==> flow/design.v <==
module USER_PRJ1 #( parameter pADDR_WIDTH   = 12,
                   parameter pDATA_WIDTH   = 32
                 )
(
  output wire                        awready,
  output wire                        arready,
  output wire                        wready,
  output wire                        rvalid,
  output wire  [(pDATA_WIDTH-1) : 0] rdata,
  input  wire                        awvalid,
  input  wire                [11: 0] awaddr,
  input  wire                        arvalid,
  input  wire                [11: 0] araddr,
  input  wire                        wvalid,
  input  wire  [(pDATA_WIDTH-1) : 0] wdata,
  input  wire                        rready,
  input  wire                        ss_tvalid,
  input  wire  [(pDATA_WIDTH-1) : 0] ss_tdata,
  input  wire                        sm_tready,
  output wire                        ss_tready,
  output wire                        sm_tvalid,
  output wire  [(pDATA_WIDTH-1) : 0] sm_tdata,
  input  wire                        axi_clk,
  input  wire                        axi_reset_n
);
wire [3:0]  tap_WE;
wire        tap_EN;
wire [11:0] tap_A;
wire [31:0] tap_Di, tap_Do;
bram11 tap_ram(
    .clk(axi_clk),
    .we(|tap_WE),
    .re(tap_EN),
    .waddr(tap_A),
    .raddr(tap_A),
    .wdi(tap_Di),
    .rdo(tap_Do)
);
wire [3:0]  data_WE;
wire        data_EN;
wire [11:0] data_A;
wire [31:0] data_Di, data_Do;
bram11 data_ram(
    .clk(axi_clk),
    .we(|data_WE),
    .re(data_EN),
    .waddr(data_A),
    .raddr(data_A),
    .wdi(data_Di),
    .rdo(data_Do)
);
fir inst_fir(
    .awready(awready),
    .wready(wready),
    .awvalid(awvalid),
    .awaddr(awaddr),
    .wvalid(wvalid),
    .wdata(wdata),
    .arready(arready),
    .rready(rready),
    .arvalid(arvalid),
    .araddr(araddr),
    .rvalid(rvalid),
    .rdata(rdata),    
    .ss_tvalid(ss_tvalid), 
    .ss_tdata(ss_tdata), 
    .ss_tlast(1'b0),
    .ss_tready(ss_tready), 
    .sm_tready(sm_tready), 
    .sm_tvalid(sm_tvalid), 
    .sm_tdata(sm_tdata), 
    .tap_WE(tap_WE),
    .tap_EN(tap_EN),
    .tap_Di(tap_Di),
    .tap_A(tap_A),
    .tap_Do(tap_Do),
    .data_WE(data_WE),
    .data_EN(data_EN),
    .data_Di(data_Di),
    .data_A(data_A),
    .data_Do(data_Do),
    .axis_clk(axi_clk),
    .axis_rst_n(axi_reset_n)
);
endmodule  
module fir 
#(  parameter pADDR_WIDTH = 12,
    parameter pDATA_WIDTH = 32,
    parameter Tape_Num    = 10  
)
(
    output  wire                     awready,  
    output  wire                      wready,   
    input   wire                     awvalid,  
    input   wire [(pADDR_WIDTH-1):0] awaddr,   
    input   wire                     wvalid,  
    input   wire [(pDATA_WIDTH-1):0] wdata,   
    output  wire                     arready,  
    input   wire                     rready,  
    input   wire                     arvalid,  
    input   wire [(pADDR_WIDTH-1):0] araddr,  
    output  reg                      rvalid,  
    output  reg  [(pDATA_WIDTH-1):0] rdata,   
    input   wire                     ss_tvalid,  
    input   wire [(pDATA_WIDTH-1):0] ss_tdata,  
    input   wire                     ss_tlast,  
    output  reg                      ss_tready,  
    input   wire                     sm_tready,  
    output  reg                      sm_tvalid,  
    output  reg  [(pDATA_WIDTH-1):0] sm_tdata,  
    output  reg                      sm_tlast,  
    output  reg  [3:0]               tap_WE,
    output  wire                     tap_EN,
    output  reg  [(pDATA_WIDTH-1):0] tap_Di,
    output  wire   [(pADDR_WIDTH-1):0] tap_A,
    input   wire [(pDATA_WIDTH-1):0] tap_Do,
    output  reg  [3:0]               data_WE,
    output  wire                     data_EN,
    output  reg  [(pDATA_WIDTH-1):0] data_Di,
    output  wire [(pADDR_WIDTH-1):0] data_A,
    input   wire [(pDATA_WIDTH-1):0] data_Do,
    input   wire                     axis_clk,
    input   wire                     axis_rst_n
);
localparam S_RESET_RAM = 0;
localparam S_COMPUTE = 1;
localparam S_READY = 2;
localparam S_DONE = 3;
localparam S_FIN = 4;
localparam S_WAIT_START = 5;
reg ap_done_w, ap_done_r;
reg ap_idle_w, ap_idle_r;
reg ap_start_w, ap_start_r;
reg rvalid_w;
reg [(pDATA_WIDTH-1):0] rdata_w;
reg read_axil_wait_w, read_axil_wait_r;
reg tap_A_read, tap_A_write;
reg [(pDATA_WIDTH-1):0] data_len_w,data_len_r;
wire [31:0] addr_map_0_data;
reg [3:0] data_A_byte;
reg [3:0] state_w, state_r;
reg [3:0] data_addr_cnt_w, data_addr_cnt_r;
reg [3:0] data_addr_base_w, data_addr_base_r;
reg [(pDATA_WIDTH-1):0] res_w,res_r;
reg last_one_w, last_one_r;
wire [31:0] mac_result;
assign addr_map_0_data = {{29{1'b0}},ap_idle_r,ap_done_r,ap_start_r};
assign tap_EN = 1'b1;
assign data_EN = 1'b1;
assign tap_A =  tap_A_write ? awaddr-64 : 
                tap_A_read ? araddr-64 : data_addr_cnt_r;
assign wready = awvalid && wvalid;
assign awready = awvalid && wvalid;
assign data_A = data_A_byte;
assign arready = 1;
assign mac_result = $signed(res_r) + $signed($signed(data_Do) * $signed(tap_Do));
always @(*) begin
    state_w = state_r;
    case (state_r)
        S_RESET_RAM:begin
            if(data_addr_cnt_r == Tape_Num)begin
                state_w = S_WAIT_START;
            end
        end
        S_WAIT_START:begin
            if(ap_start_r)begin
                state_w = S_READY;
            end
        end
        S_READY:begin
            if(ss_tvalid)begin
                state_w = S_COMPUTE;
            end
        end
        S_COMPUTE:begin
            if(data_addr_cnt_r == Tape_Num+1)begin
                state_w = S_DONE;
            end
        end
        S_DONE:begin
            if(sm_tready)begin
                if(last_one_r) 
                    state_w = S_FIN;
                else
                    state_w = S_READY;
            end
        end
    endcase
end
always @(*) begin
    data_addr_cnt_w = data_addr_cnt_r;
    data_WE = 4'b0000;
    data_Di = 0;
    data_A_byte = 0;
    ap_done_w = ap_done_r;
    ap_idle_w = ap_idle_r;
    data_addr_base_w = data_addr_base_r;
    last_one_w = last_one_r;
    ss_tready = 0;
    sm_tvalid = 0;
    sm_tdata = 0;
    res_w = res_r;
    case (state_r)
        S_RESET_RAM:begin
            data_WE = 4'b1111;
            data_Di = 0;
            data_A_byte = data_addr_cnt_r;
            if (data_addr_cnt_r == Tape_Num)begin
                data_addr_cnt_w = data_addr_cnt_r;
                ap_idle_w = 0;
            end
            else begin
                data_addr_cnt_w = data_addr_cnt_r + 1;
            end
        end
        S_WAIT_START:begin
            data_addr_cnt_w = 0;
        end
        S_READY:begin
            ss_tready = 1;
            res_w = 0;
            if(ss_tvalid)begin
                data_Di = ss_tdata;
                data_WE = 4'b1111;
                data_A_byte = data_addr_base_r;
            end
        end
        S_COMPUTE:begin
            res_w = (data_addr_cnt_r == 0) ? res_r : mac_result;
            data_A_byte = (data_addr_base_r + data_addr_cnt_r > Tape_Num) ? 
                        data_addr_base_r + data_addr_cnt_r - Tape_Num - 1 : 
                        data_addr_base_r + data_addr_cnt_r;
            if(data_addr_cnt_r == Tape_Num+1)begin
                data_addr_cnt_w = 0;
                if(data_addr_base_r == 0)begin
                    data_addr_base_w = Tape_Num;
                end
                else begin
                    data_addr_base_w = data_addr_base_r - 1;
                end
                if(ss_tlast)begin
                    ap_done_w = 1;
                    ap_idle_w = 1;
                end
            end
            else begin
                data_addr_cnt_w = data_addr_cnt_r + 1;
            end
        end
        S_DONE:begin
            sm_tvalid = 1;
            sm_tdata = res_r;
            if(sm_tready)begin
                res_w = 0;
                last_one_w = ss_tlast;
            end
        end
        S_FIN:begin
        end
    endcase
end
always @(*) begin
    tap_A_write = 0;
    tap_Di = 0;
    tap_WE = 0;
    ap_start_w = 0;
    data_len_w = data_len_r;
    if(awvalid && wvalid)begin
        if(awaddr >= 64)begin
            tap_A_write = 1;
            tap_Di = wdata;
            tap_WE = 4'b1111;
        end
        else begin
            if (awaddr == 0)begin
                ap_start_w = 1;
            end
            else begin  
                data_len_w = wdata;
            end
        end
    end
end
always @(*) begin
    rvalid_w = 0;
    rdata_w = 0;
    read_axil_wait_w = 0;
    tap_A_read = 0;
    if(arvalid)begin
        if(araddr == 0)begin
            rdata_w = addr_map_0_data;
            rvalid_w = 1;
        end
        else begin
            if(read_axil_wait_r == 0) begin
                read_axil_wait_w = 1;
                tap_A_read = 1;
            end
            else begin
                rdata_w = tap_Do;
                rvalid_w = 1;
            end
        end
    end
end
always @(posedge axis_clk or negedge axis_rst_n) begin
    if(!axis_rst_n) begin
        ap_done_r <= 1'b0;
        ap_idle_r <= 1'b1;  
        ap_start_r <= 1'b0;
        rdata <= 0;
        rvalid <= 0;
        read_axil_wait_r <= 0;
        data_len_r <= 0;
        data_addr_cnt_r <= 0;
        state_r <= S_RESET_RAM;
        data_addr_base_r <= Tape_Num;
        res_r <= 0;
        last_one_r <= 0;
    end 
    else begin
        ap_done_r <= ap_done_w;
        ap_idle_r <= ap_idle_w;
        ap_start_r <= ap_start_w;
        rdata <= rdata_w;
        rvalid <= rvalid_w;
        read_axil_wait_r <= read_axil_wait_w;
        data_len_r <= data_len_w;
        data_addr_cnt_r <= data_addr_cnt_w;
        state_r <= state_w;
        data_addr_base_r <= data_addr_base_w;
        res_r <= res_w;
        last_one_r <= last_one_w;
    end
end
endmodule
module bram11 (clk, we, re, waddr, raddr, wdi, rdo);
    parameter ADDR_WIDTH = 12;
    parameter SIZE = 11;
    parameter BIT_WIDTH = 32;
    input                          clk;
    input                          we, re;
    input [ADDR_WIDTH-1:0]         waddr, raddr;
    input [BIT_WIDTH-1:0]          wdi;
    output reg [BIT_WIDTH-1:0]     rdo;
    reg [BIT_WIDTH-1:0] RAM [SIZE-1:0];
    wire [BIT_WIDTH-1:0] ram0 = RAM[0];
    wire [BIT_WIDTH-1:0] ram1 = RAM[1];
    wire [BIT_WIDTH-1:0] ram2 = RAM[2];
    wire [BIT_WIDTH-1:0] ram3 = RAM[3];
    wire [BIT_WIDTH-1:0] ram4 = RAM[4];
    wire [BIT_WIDTH-1:0] ram5 = RAM[5];
    wire [BIT_WIDTH-1:0] ram6 = RAM[6];
    wire [BIT_WIDTH-1:0] ram7 = RAM[7];
    wire [BIT_WIDTH-1:0] ram8 = RAM[8];
    wire [BIT_WIDTH-1:0] ram9 = RAM[9];
    wire [BIT_WIDTH-1:0] ram10 = RAM[10];
    always @(posedge clk)begin
        if(re) rdo <= RAM[raddr];
    end
    always @(posedge clk)begin
        if(we) RAM[waddr] <= wdi;
    end
endmodule
# Reports on USER_PRJ1

Each step is given for the RTL above and for the edited RTL.
"before" refers to lines of the RTL above, "after" to lines of the edited file.
"difference": "after" minus "before" as printed here. "rel. change": 100 x difference / "before".
Operators carry their Yosys type and port widths (W data, S select, Z words).
Cell names lack the library's common part.
The mark -- stands for no value.

Top: USER_PRJ1
Clock port: axi_clk
Standard-cell library: sky130hd
Timing corner: tt_025C_1v80

# Edit of the RTL

The edit as a unified diff against the file above.
This change comes from a script, not from a designer. The edited design behaves differently; no optimisation was intended.

```diff
@@ -309,5 +309,4 @@
         ap_idle_r <= 1'b1;  
         ap_start_r <= 1'b0;
-        rdata <= 0;
         rvalid <= 0;
         read_axil_wait_r <= 0;
@@ -323,5 +322,4 @@
         ap_idle_r <= ap_idle_w;
         ap_start_r <= ap_start_w;
-        rdata <= rdata_w;
         rvalid <= rvalid_w;
         read_axil_wait_r <= read_axil_wait_w;
@@ -334,4 +332,5 @@
     end
 end
+always @(*) rdata = rdata_w;
 endmodule
 module bram11 (clk, we, re, waddr, raddr, wdi, rdo);
```

# Elaborated design

Yosys after proc, flatten, opt, wreduce and memory -nomap, before mapping. Memory bits, and registers merged into a memory's read port (data or address), are not among the register bits. Print and check cells are not counted. Equal cells are merged and count once.
Memory sizes are those after Yosys's memory passes, which may raise the word count (mostly to a power of two), join words into wider ones and drop unused or constant bits.

Word-level totals:

| item                            | before | after | difference | rel. change (%) |
| elaborated cells                | 100    | 99    | -1         | -1.00 |
| bits in writable memories       | 704    | 704   | 0          | 0.00 |
| output and inout bits           | 70     | 70    | 0          | 0.00 |
| word width x clocked read ports | 64     | 64    | 0          | 0.00 |
| memories kept                   | 2      | 2     | 0          | 0.00 |
| input port bits                 | 96     | 96    | 0          | 0.00 |
| register bits after elaboration | 80     | 48    | -32        | -40.00 |

Operators by class:

| item                             | before | after | difference | rel. change (%) |
| equality and inequality tests    | 13     | 13    | 0          | 0.00 |
| add/subtract/negate cells        | 8      | 8     | 0          | 0.00 |
| mux-type cells                   | 49     | 49    | 0          | 0.00 |
| reductions and logical operators | 16     | 16    | 0          | 0.00 |
| $lt $le $gt $ge                  | 2      | 2     | 0          | 0.00 |
| multiply operators               | 1      | 1     | 0          | 0.00 |

Memories:

| item                                    | before                                                      | after |
| words x width with read and write ports | data_ram.RAM 11 x 32 bit 1R1W; tap_ram.RAM 11 x 32 bit 1R1W | data_ram.RAM 11 x 32 bit 1R1W; tap_ram.RAM 11 x 32 bit 1R1W |

Operators with widths:

| operator              | before | after | difference | rel. change (%) |
| $mux W4               | 17     | 17    | 0          | 0.00 |
| $mux W1               | 15     | 15    | 0          | 0.00 |
| $mux W32              | 12     | 12    | 0          | 0.00 |
| $ne A2 B2 Y1 const B  | 4      | 4     | 0          | 0.00 |
| $sub A4 B1 Y4 const B | 4      | 4     | 0          | 0.00 |
| $logic_not A4 Y1      | 3      | 3     | 0          | 0.00 |
| $ne A2 B1 Y1 const B  | 3      | 3     | 0          | 0.00 |
| $reduce_and A2 Y1     | 3      | 3     | 0          | 0.00 |
| $eq A4 B2 Y1 const B  | 2      | 2     | 0          | 0.00 |
| $eq A4 B4 Y1 const B  | 2      | 2     | 0          | 0.00 |
| $logic_not A12 Y1     | 2      | 2     | 0          | 0.00 |
| $pmux W4 S3           | 2      | 2     | 0          | 0.00 |
| $reduce_bool A3 Y1    | 2      | 2     | 0          | 0.00 |
| $reduce_or A4 Y1      | 2      | 2     | 0          | 0.00 |
| $add A32 B32 Y32      | 1      | 1     | 0          | 0.00 |
| $add A4 B1 Y4 const B | 1      | 1     | 0          | 0.00 |
| $add A4 B4 Y5         | 1      | 1     | 0          | 0.00 |
| $eq A4 B1 Y1 const B  | 1      | 1     | 0          | 0.00 |
| $eq A4 B3 Y1 const B  | 1      | 1     | 0          | 0.00 |
| $ge A12 B7 Y1 const B | 1      | 1     | 0          | 0.00 |
| $gt A5 B4 Y1 const B  | 1      | 1     | 0          | 0.00 |
| $logic_and A1 B1 Y1   | 1      | 1     | 0          | 0.00 |
| $mul A32 B32 Y32      | 1      | 1     | 0          | 0.00 |
| $pmux W32 S3          | 1      | 1     | 0          | 0.00 |
| $pmux W4 S2           | 1      | 1     | 0          | 0.00 |
| $pmux W4 S5           | 1      | 1     | 0          | 0.00 |
| $reduce_and A3 Y1     | 1      | 1     | 0          | 0.00 |
| $reduce_and A6 Y1     | 1      | 1     | 0          | 0.00 |

Not every row of either side is listed.

# Longest topological paths

Yosys ltp: most cells in a row. Word level: on the elaborated netlist, between registers, memories and ports. Mapped: between sequential cells and ports; inverters and the memories' decode and read muxes count.

Depth:

| item                         | before | after | difference | rel. change (%) |
| word-level depth             | 6      | 6     | 0          | 0.00 |
| ABC_AREA                     | 0      | 0     | --         | -- |
| depth in mapped cells        | 29     | 27    | -2         | -6.90 |
| depth with buffers taken out | 27     | 25    | -2         | -7.41 |

# Synthesis result

Source: synth_stat.txt of the flow (Yosys; design flattened, memories mapped). It holds for the ABC_AREA given above (unset counts as 0); a run with the other value may have another netlist.

Synthesis totals:

| item                                | before  | after   | difference | rel. change (%) |
| sequential part of the area (sq um) | 24453.5 | 23652.7 | -800.8     | -3.27 |
| buffers                             | 220     | 201     | -19        | -8.64 |
| chip area (Yosys) (sq um)           | 49613.8 | 49005.8 | -608.0     | -1.23 |
| flip-flop cells                     | 849     | 817     | -32        | -3.77 |
| cell count                          | 4046    | 3732    | -314       | -7.76 |

Cell types:

| cell     | before | after | difference | rel. change (%) |
| nand2_1  | 602    | 254   | -348       | -57.81 |
| mux2i_1  | 103    | 293   | +190       | +184.47 |
| o21ai_0  | 97     | 27    | -70        | -72.16 |
| nand3_1  | 77     | 10    | -67        | -87.01 |
| clkbuf_1 | 177    | 141   | -36        | -20.34 |
| a211oi_1 | 36     | 71    | +35        | +97.22 |
| a221o_1  | 0      | 33    | +33        | -- |
| dfrtp_1  | 77     | 45    | -32        | -41.56 |
| o211ai_1 | 33     | 2     | -31        | -93.94 |
| o221ai_1 | 32     | 1     | -31        | -96.88 |
| nor2_1   | 73     | 101   | +28        | +38.36 |
| a22o_1   | 1      | 21    | +20        | +2000.00 |
| buf_2    | 18     | 36    | +18        | +100.00 |
| a21oi_1  | 67     | 50    | -17        | -25.37 |
| o22ai_1  | 12     | 0     | -12        | -100.00 |
| buf_1    | 15     | 8     | -7         | -46.67 |
| buf_4    | 8      | 14    | +6         | +75.00 |
| a21o_1   | 20     | 16    | -4         | -20.00 |

Not every row of either side is listed.
The figures by module come from a second, unflattened synthesis with its own total; it is not the netlist above.

Second synthesis, totals:

| item                                 | before  | after   | difference | rel. change (%) |
| cells (unflattened synthesis)        | 3958    | 3920    | -38        | -0.96 |
| area (unflattened synthesis) (sq um) | 51725.9 | 50912.6 | -813.3     | -1.57 |

Each row is one instance without its submodules.

By module, before:

| module    | seq. area (sq um) | area (sq um) | times used | cells |
| bram11    | 11531.1           | 14963.1      | 2          | 770 |
| fir       | 2082.0            | 21780.9      | 1          | 2415 |
| USER_PRJ1 | 0.0               | 18.8         | 1          | 3 |

By module, after:

| module    | seq. area (sq um) | area (sq um) | times used | cells |
| bram11    | 11531.1           | 14963.1      | 2          | 770 |
| fir       | 1281.2            | 20967.6      | 1          | 2377 |
| USER_PRJ1 | 0.0               | 18.8         | 1          | 3 |

# Worst setup path after synthesis

Path of least setup slack by OpenSTA after synthesis, without wires, with an ideal clock, recovery checks aside; 20% of the period is set as input and as output delay. Where synthesis merged equal registers, the netlist keeps one of their names.

Path post-synthesis:

| item                                | before                   | after                       | difference | rel. change (%) |
| path kind                           | input-to-reg             | reg-to-reg                  | --         | -- |
| start                               | input port araddr[0]     | register data_ram.rdo[12]   | --         | -- |
| end                                 | memory tap_ram.RAM[0][0] | register inst_fir.res_r[27] | --         | -- |
| library setup time (ns)             | 0.502                    | 0.118                       | -0.384     | -- |
| driving pins on the path            | 10                       | 25                          | +15        | +150.00 |
| delay of the path (ns)              | 5.227                    | 6.969                       | +1.742     | +33.33 |
| external input delay (ns)           | 1.800                    | --                          | --         | -- |
| buffers on the path                 | 2                        | 2                           | 0          | 0.00 |
| setup slack (ns)                    | 1.973                    | 2.030                       | +0.057     | -- |
| data arrival time (ns)              | 6.525                    | 6.851                       | +0.326     | +5.00 |
| required time (ns)                  | 8.498                    | 8.882                       | +0.384     | +4.52 |
| launch time at the first pin (ns)   | 1.800                    | 0.000                       | -1.800     | -100.00 |
| clock period (ns)                   | 9.0                      | 9.0                         | 0.0        | 0.00 |
| period reached after synthesis (ns) | 7.027                    | 6.97                        | -0.057     | -0.81 |

"delay of the path" is the arrival time less input delay plus setup time.
"driving pins on the path": output pins that drive a net of the path, with the launching flip-flop's if there is one; two outputs of one cell count as two.
"period reached after synthesis" = period - worst setup slack (recovery checks aside). The figure is calculated, with input and output delays left at 20% of the set period.
The rows between start and end are the longest chain of elaborated cells between them; the timing report does not say that the signal goes this way. Where chains are equally long, one stands for them.
Each line given opens the expression or statement behind the cell; cells for indexed reads and writes are added by Yosys, which also makes memories of some case tables.

On the way, post-synthesis, before:
Cell sequence: nor4_1 > a31oi_1 > and2_1 > buf_2 > mux2i_1 > nor2_1 > a21oi_2 > buf_2 > nand2_1 > nor4_1
Cells in the longest elaborated chain: 6
Elaborated cells on any way between the ends: 7
RTL lines with such cells: 5
Those cells by class: add/sub: 1; mux: 5; reduce/logical: 1

Ends and longest elaborated chain, post-synthesis, before:

| item               | RTL line | text |
| start: declaration | 13       | `input  wire                [11: 0] araddr,` |
| $logic_not A12 Y1  | 290      | `if(araddr == 0)begin` |
| $mux W1            | 290      |  |
| $mux W1            | 289      | `if(arvalid)begin` |
| $mux W4            | 151      | `tap_A_read ? araddr-64 : data_addr_cnt_r;` |
| $mux W4            | 150      | `assign tap_A =  tap_A_write ? awaddr-64 :` |
| $mux W4            | 362      | `if(we) RAM[waddr] <= wdi;` |
| end: declaration   | 346      | `reg [BIT_WIDTH-1:0] RAM [SIZE-1:0];` |

Nets of the timed path that keep an RTL name, with a line that drives or declares them; the list need not be complete.

Nets with RTL names, path post-synthesis, before:

| signal                    | RTL line |
| inst_fir.read_axil_wait_w | 289 |

On the way, post-synthesis, after:
Cell sequence: dfxtp_1 > clkbuf_1 > clkbuf_1 > and2_1 > fa_1 > fa_1 > inv_1 > fa_1 > fa_1 > fa_1 > inv_1 > ha_1 > fa_1 > inv_1 > fa_1 > inv_1 > ha_1 > a2111oi_0 > nand3_1 > a22o_1 > a32o_1 > a41o_1 > a2111oi_0 > a211oi_1 > a21o_1
Cells in the longest elaborated chain: 4
Elaborated cells on any way between the ends: 4
RTL lines with such cells: 3
Those cells by class: add/sub: 1; mul: 1; mux: 2

Ends and longest elaborated chain, post-synthesis, after:

| item               | RTL line | text |
| start: declaration | 344      | `output reg [BIT_WIDTH-1:0]     rdo;` |
| $mul A32 B32 Y32   | 156      | `assign mac_result = $signed(res_r) + $signed($signed(data_Do) * $signed(tap_Do));` |
| $add A32 B32 Y32   | 156      |  |
| $mux W32           | 229      | `res_w = (data_addr_cnt_r == 0) ? res_r : mac_result;` |
| $pmux W32 S3       | 203      | `case (state_r)` |
| end: assignment    | 317      | `res_r <= 0;` |
| end: assignment    | 330      | `res_r <= res_w;` |
| end: declaration   | 144      | `reg [(pDATA_WIDTH-1):0] res_w,res_r;` |

# Worst path after layout

From the final timing report of each run of set A: the path of least setup slack in the routed layout; clock arrival at registers is part of the times.

Path after layout:

| item                              | before                      | after                       | difference | rel. change (%) |
| path kind                         | reg-to-reg                  | reg-to-reg                  | --         | -- |
| start                             | register tap_ram.rdo[2]     | register tap_ram.rdo[0]     | --         | -- |
| end                               | register inst_fir.res_r[31] | register inst_fir.res_r[27] | --         | -- |
| library setup time (ns)           | 0.09                        | 0.11                        | +0.02      | -- |
| setup slack (ns)                  | 0.56                        | 0.83                        | +0.27      | -- |
| clock period (ns)                 | 9.0                         | 9.0                         | 0.0        | 0.00 |
| driving pins on the path          | 27                          | 23                          | -4         | -14.81 |
| data arrival time (ns)            | 8.99                        | 8.73                        | -0.26      | -2.89 |
| buffers on the path               | 1                           | 0                           | -1         | -100.00 |
| required time (ns)                | 9.54                        | 9.56                        | +0.02      | +0.21 |
| launch time at the first pin (ns) | 0.65                        | 0.66                        | +0.01      | +1.54 |

The rows between start and end are the longest chain of elaborated cells between them; the timing report does not say that the signal goes this way. Where chains are equally long, one stands for them.

On the way, after layout, before:
Cell sequence: dfxtp_1 > buf_4 > nand2_1 > fa_1 > fa_1 > inv_1 > fa_1 > inv_1 > fa_1 > inv_1 > fa_1 > fa_1 > fa_1 > inv_1 > fa_1 > inv_1 > ha_1 > and3_1 > nand4_1 > nor4_1 > nand4_1 > a31oi_1 > o21a_1 > o21a_1 > o21ai_0 > and3_1 > o31ai_1
Cells in the longest elaborated chain: 4
Elaborated cells on any way between the ends: 4
RTL lines with such cells: 3
Those cells by class: add/sub: 1; mul: 1; mux: 2

Ends and longest elaborated chain, after layout, before:

| item               | RTL line | text |
| start: declaration | 345      | `output reg [BIT_WIDTH-1:0]     rdo;` |
| $mul A32 B32 Y32   | 156      | `assign mac_result = $signed(res_r) + $signed($signed(data_Do) * $signed(tap_Do));` |
| $add A32 B32 Y32   | 156      |  |
| $mux W32           | 229      | `res_w = (data_addr_cnt_r == 0) ? res_r : mac_result;` |
| $pmux W32 S3       | 203      | `case (state_r)` |
| end: assignment    | 318      | `res_r <= 0;` |
| end: assignment    | 332      | `res_r <= res_w;` |
| end: declaration   | 144      | `reg [(pDATA_WIDTH-1):0] res_w,res_r;` |

On the way, after layout, after:
Cell sequence: dfxtp_1 > and2_1 > fa_1 > fa_1 > inv_1 > fa_1 > fa_1 > fa_1 > inv_1 > ha_1 > fa_1 > inv_1 > fa_1 > inv_1 > ha_1 > a2111oi_0 > nand3_1 > a22o_1 > a32o_1 > a41o_1 > a2111oi_0 > a211oi_1 > a21o_1
Cells in the longest elaborated chain: 4
Elaborated cells on any way between the ends: 4
RTL lines with such cells: 3
Those cells by class: add/sub: 1; mul: 1; mux: 2

Ends and longest elaborated chain, after layout, after:

| item               | RTL line | text |
| start: declaration | 344      | `output reg [BIT_WIDTH-1:0]     rdo;` |
| $mul A32 B32 Y32   | 156      | `assign mac_result = $signed(res_r) + $signed($signed(data_Do) * $signed(tap_Do));` |
| $add A32 B32 Y32   | 156      |  |
| $mux W32           | 229      | `res_w = (data_addr_cnt_r == 0) ? res_r : mac_result;` |
| $pmux W32 S3       | 203      | `case (state_r)` |
| end: assignment    | 317      | `res_r <= 0;` |
| end: assignment    | 330      | `res_r <= res_w;` |
| end: declaration   | 144      | `reg [(pDATA_WIDTH-1):0] res_w,res_r;` |

# Flow runs

Runs of the flow (Yosys, OpenROAD) on both versions; the two runs of a pair have the same settings. The constraints put input and output delay at 20% of the set period each and load the outputs with 0.01 pF.

Flow settings, set A:
period_ns: 9.0
CAP_MARGIN: 20
CORE_MARGIN: 2
CORE_UTILIZATION: 40
SLEW_MARGIN: 20

Results, set A:

| item                                      | before   | after    | difference | rel. change (%) |
| total negative slack on setup checks (ns) | 0.000    | 0.000    | 0.000      | -- |
| utilization after routing (%)             | 45.6     | 45.7     | +0.1       | -- |
| standard-cell area after layout (sq um)   | 56216.4  | 55590.8  | -625.6     | -1.11 |
| area inside the die boundary (sq um)      | 126868.0 | 125330.0 | -1538.0    | -1.21 |
| achieved period (ns)                      | 8.443    | 8.168    | -0.275     | -3.26 |
| synthesized cell area (sq um)             | 49613.8  | 49005.8  | -608.0     | -1.23 |
| setup slack of the worst path (ns)        | 0.557    | 0.832    | +0.275     | -- |

Flow settings, set B:
ABC_AREA: 1
CAP_MARGIN: 15
CELL_PAD_IN_SITES_GLOBAL_PLACEMENT: 2
CORE_UTILIZATION: 47
CTS_CLUSTER_SIZE: 89
MAX_ROUTING_LAYER: met5
PLACE_DENSITY_LB_ADDON: 0.1
SETUP_SLACK_MARGIN: 1.46
TNS_END_PERCENT: 30
period_ns: 7.02
CORE_MARGIN: 2
SLEW_MARGIN: 20

Results, set B:

| item                                      | before   | after    | difference | rel. change (%) |
| total negative slack on setup checks (ns) | 0.000    | 0.000    | 0.000      | -- |
| utilization after routing (%)             | 55.4     | 55.2     | -0.2       | -- |
| standard-cell area after layout (sq um)   | 61099.8  | 59798.6  | -1301.2    | -2.13 |
| area inside the die boundary (sq um)      | 113741.0 | 111559.0 | -2182.0    | -1.92 |
| achieved period (ns)                      | 6.644    | 6.573    | -0.071     | -1.07 |
| synthesized cell area (sq um)             | 52197.6  | 51185.3  | -1012.3    | -1.94 |
| setup slack of the worst path (ns)        | 0.376    | 0.447    | +0.071     | -- |

"achieved period": clock period set for the run, less the worst setup slack. It is reckoned from that one timing run; input and output delays stay at 20% of the period that was set.
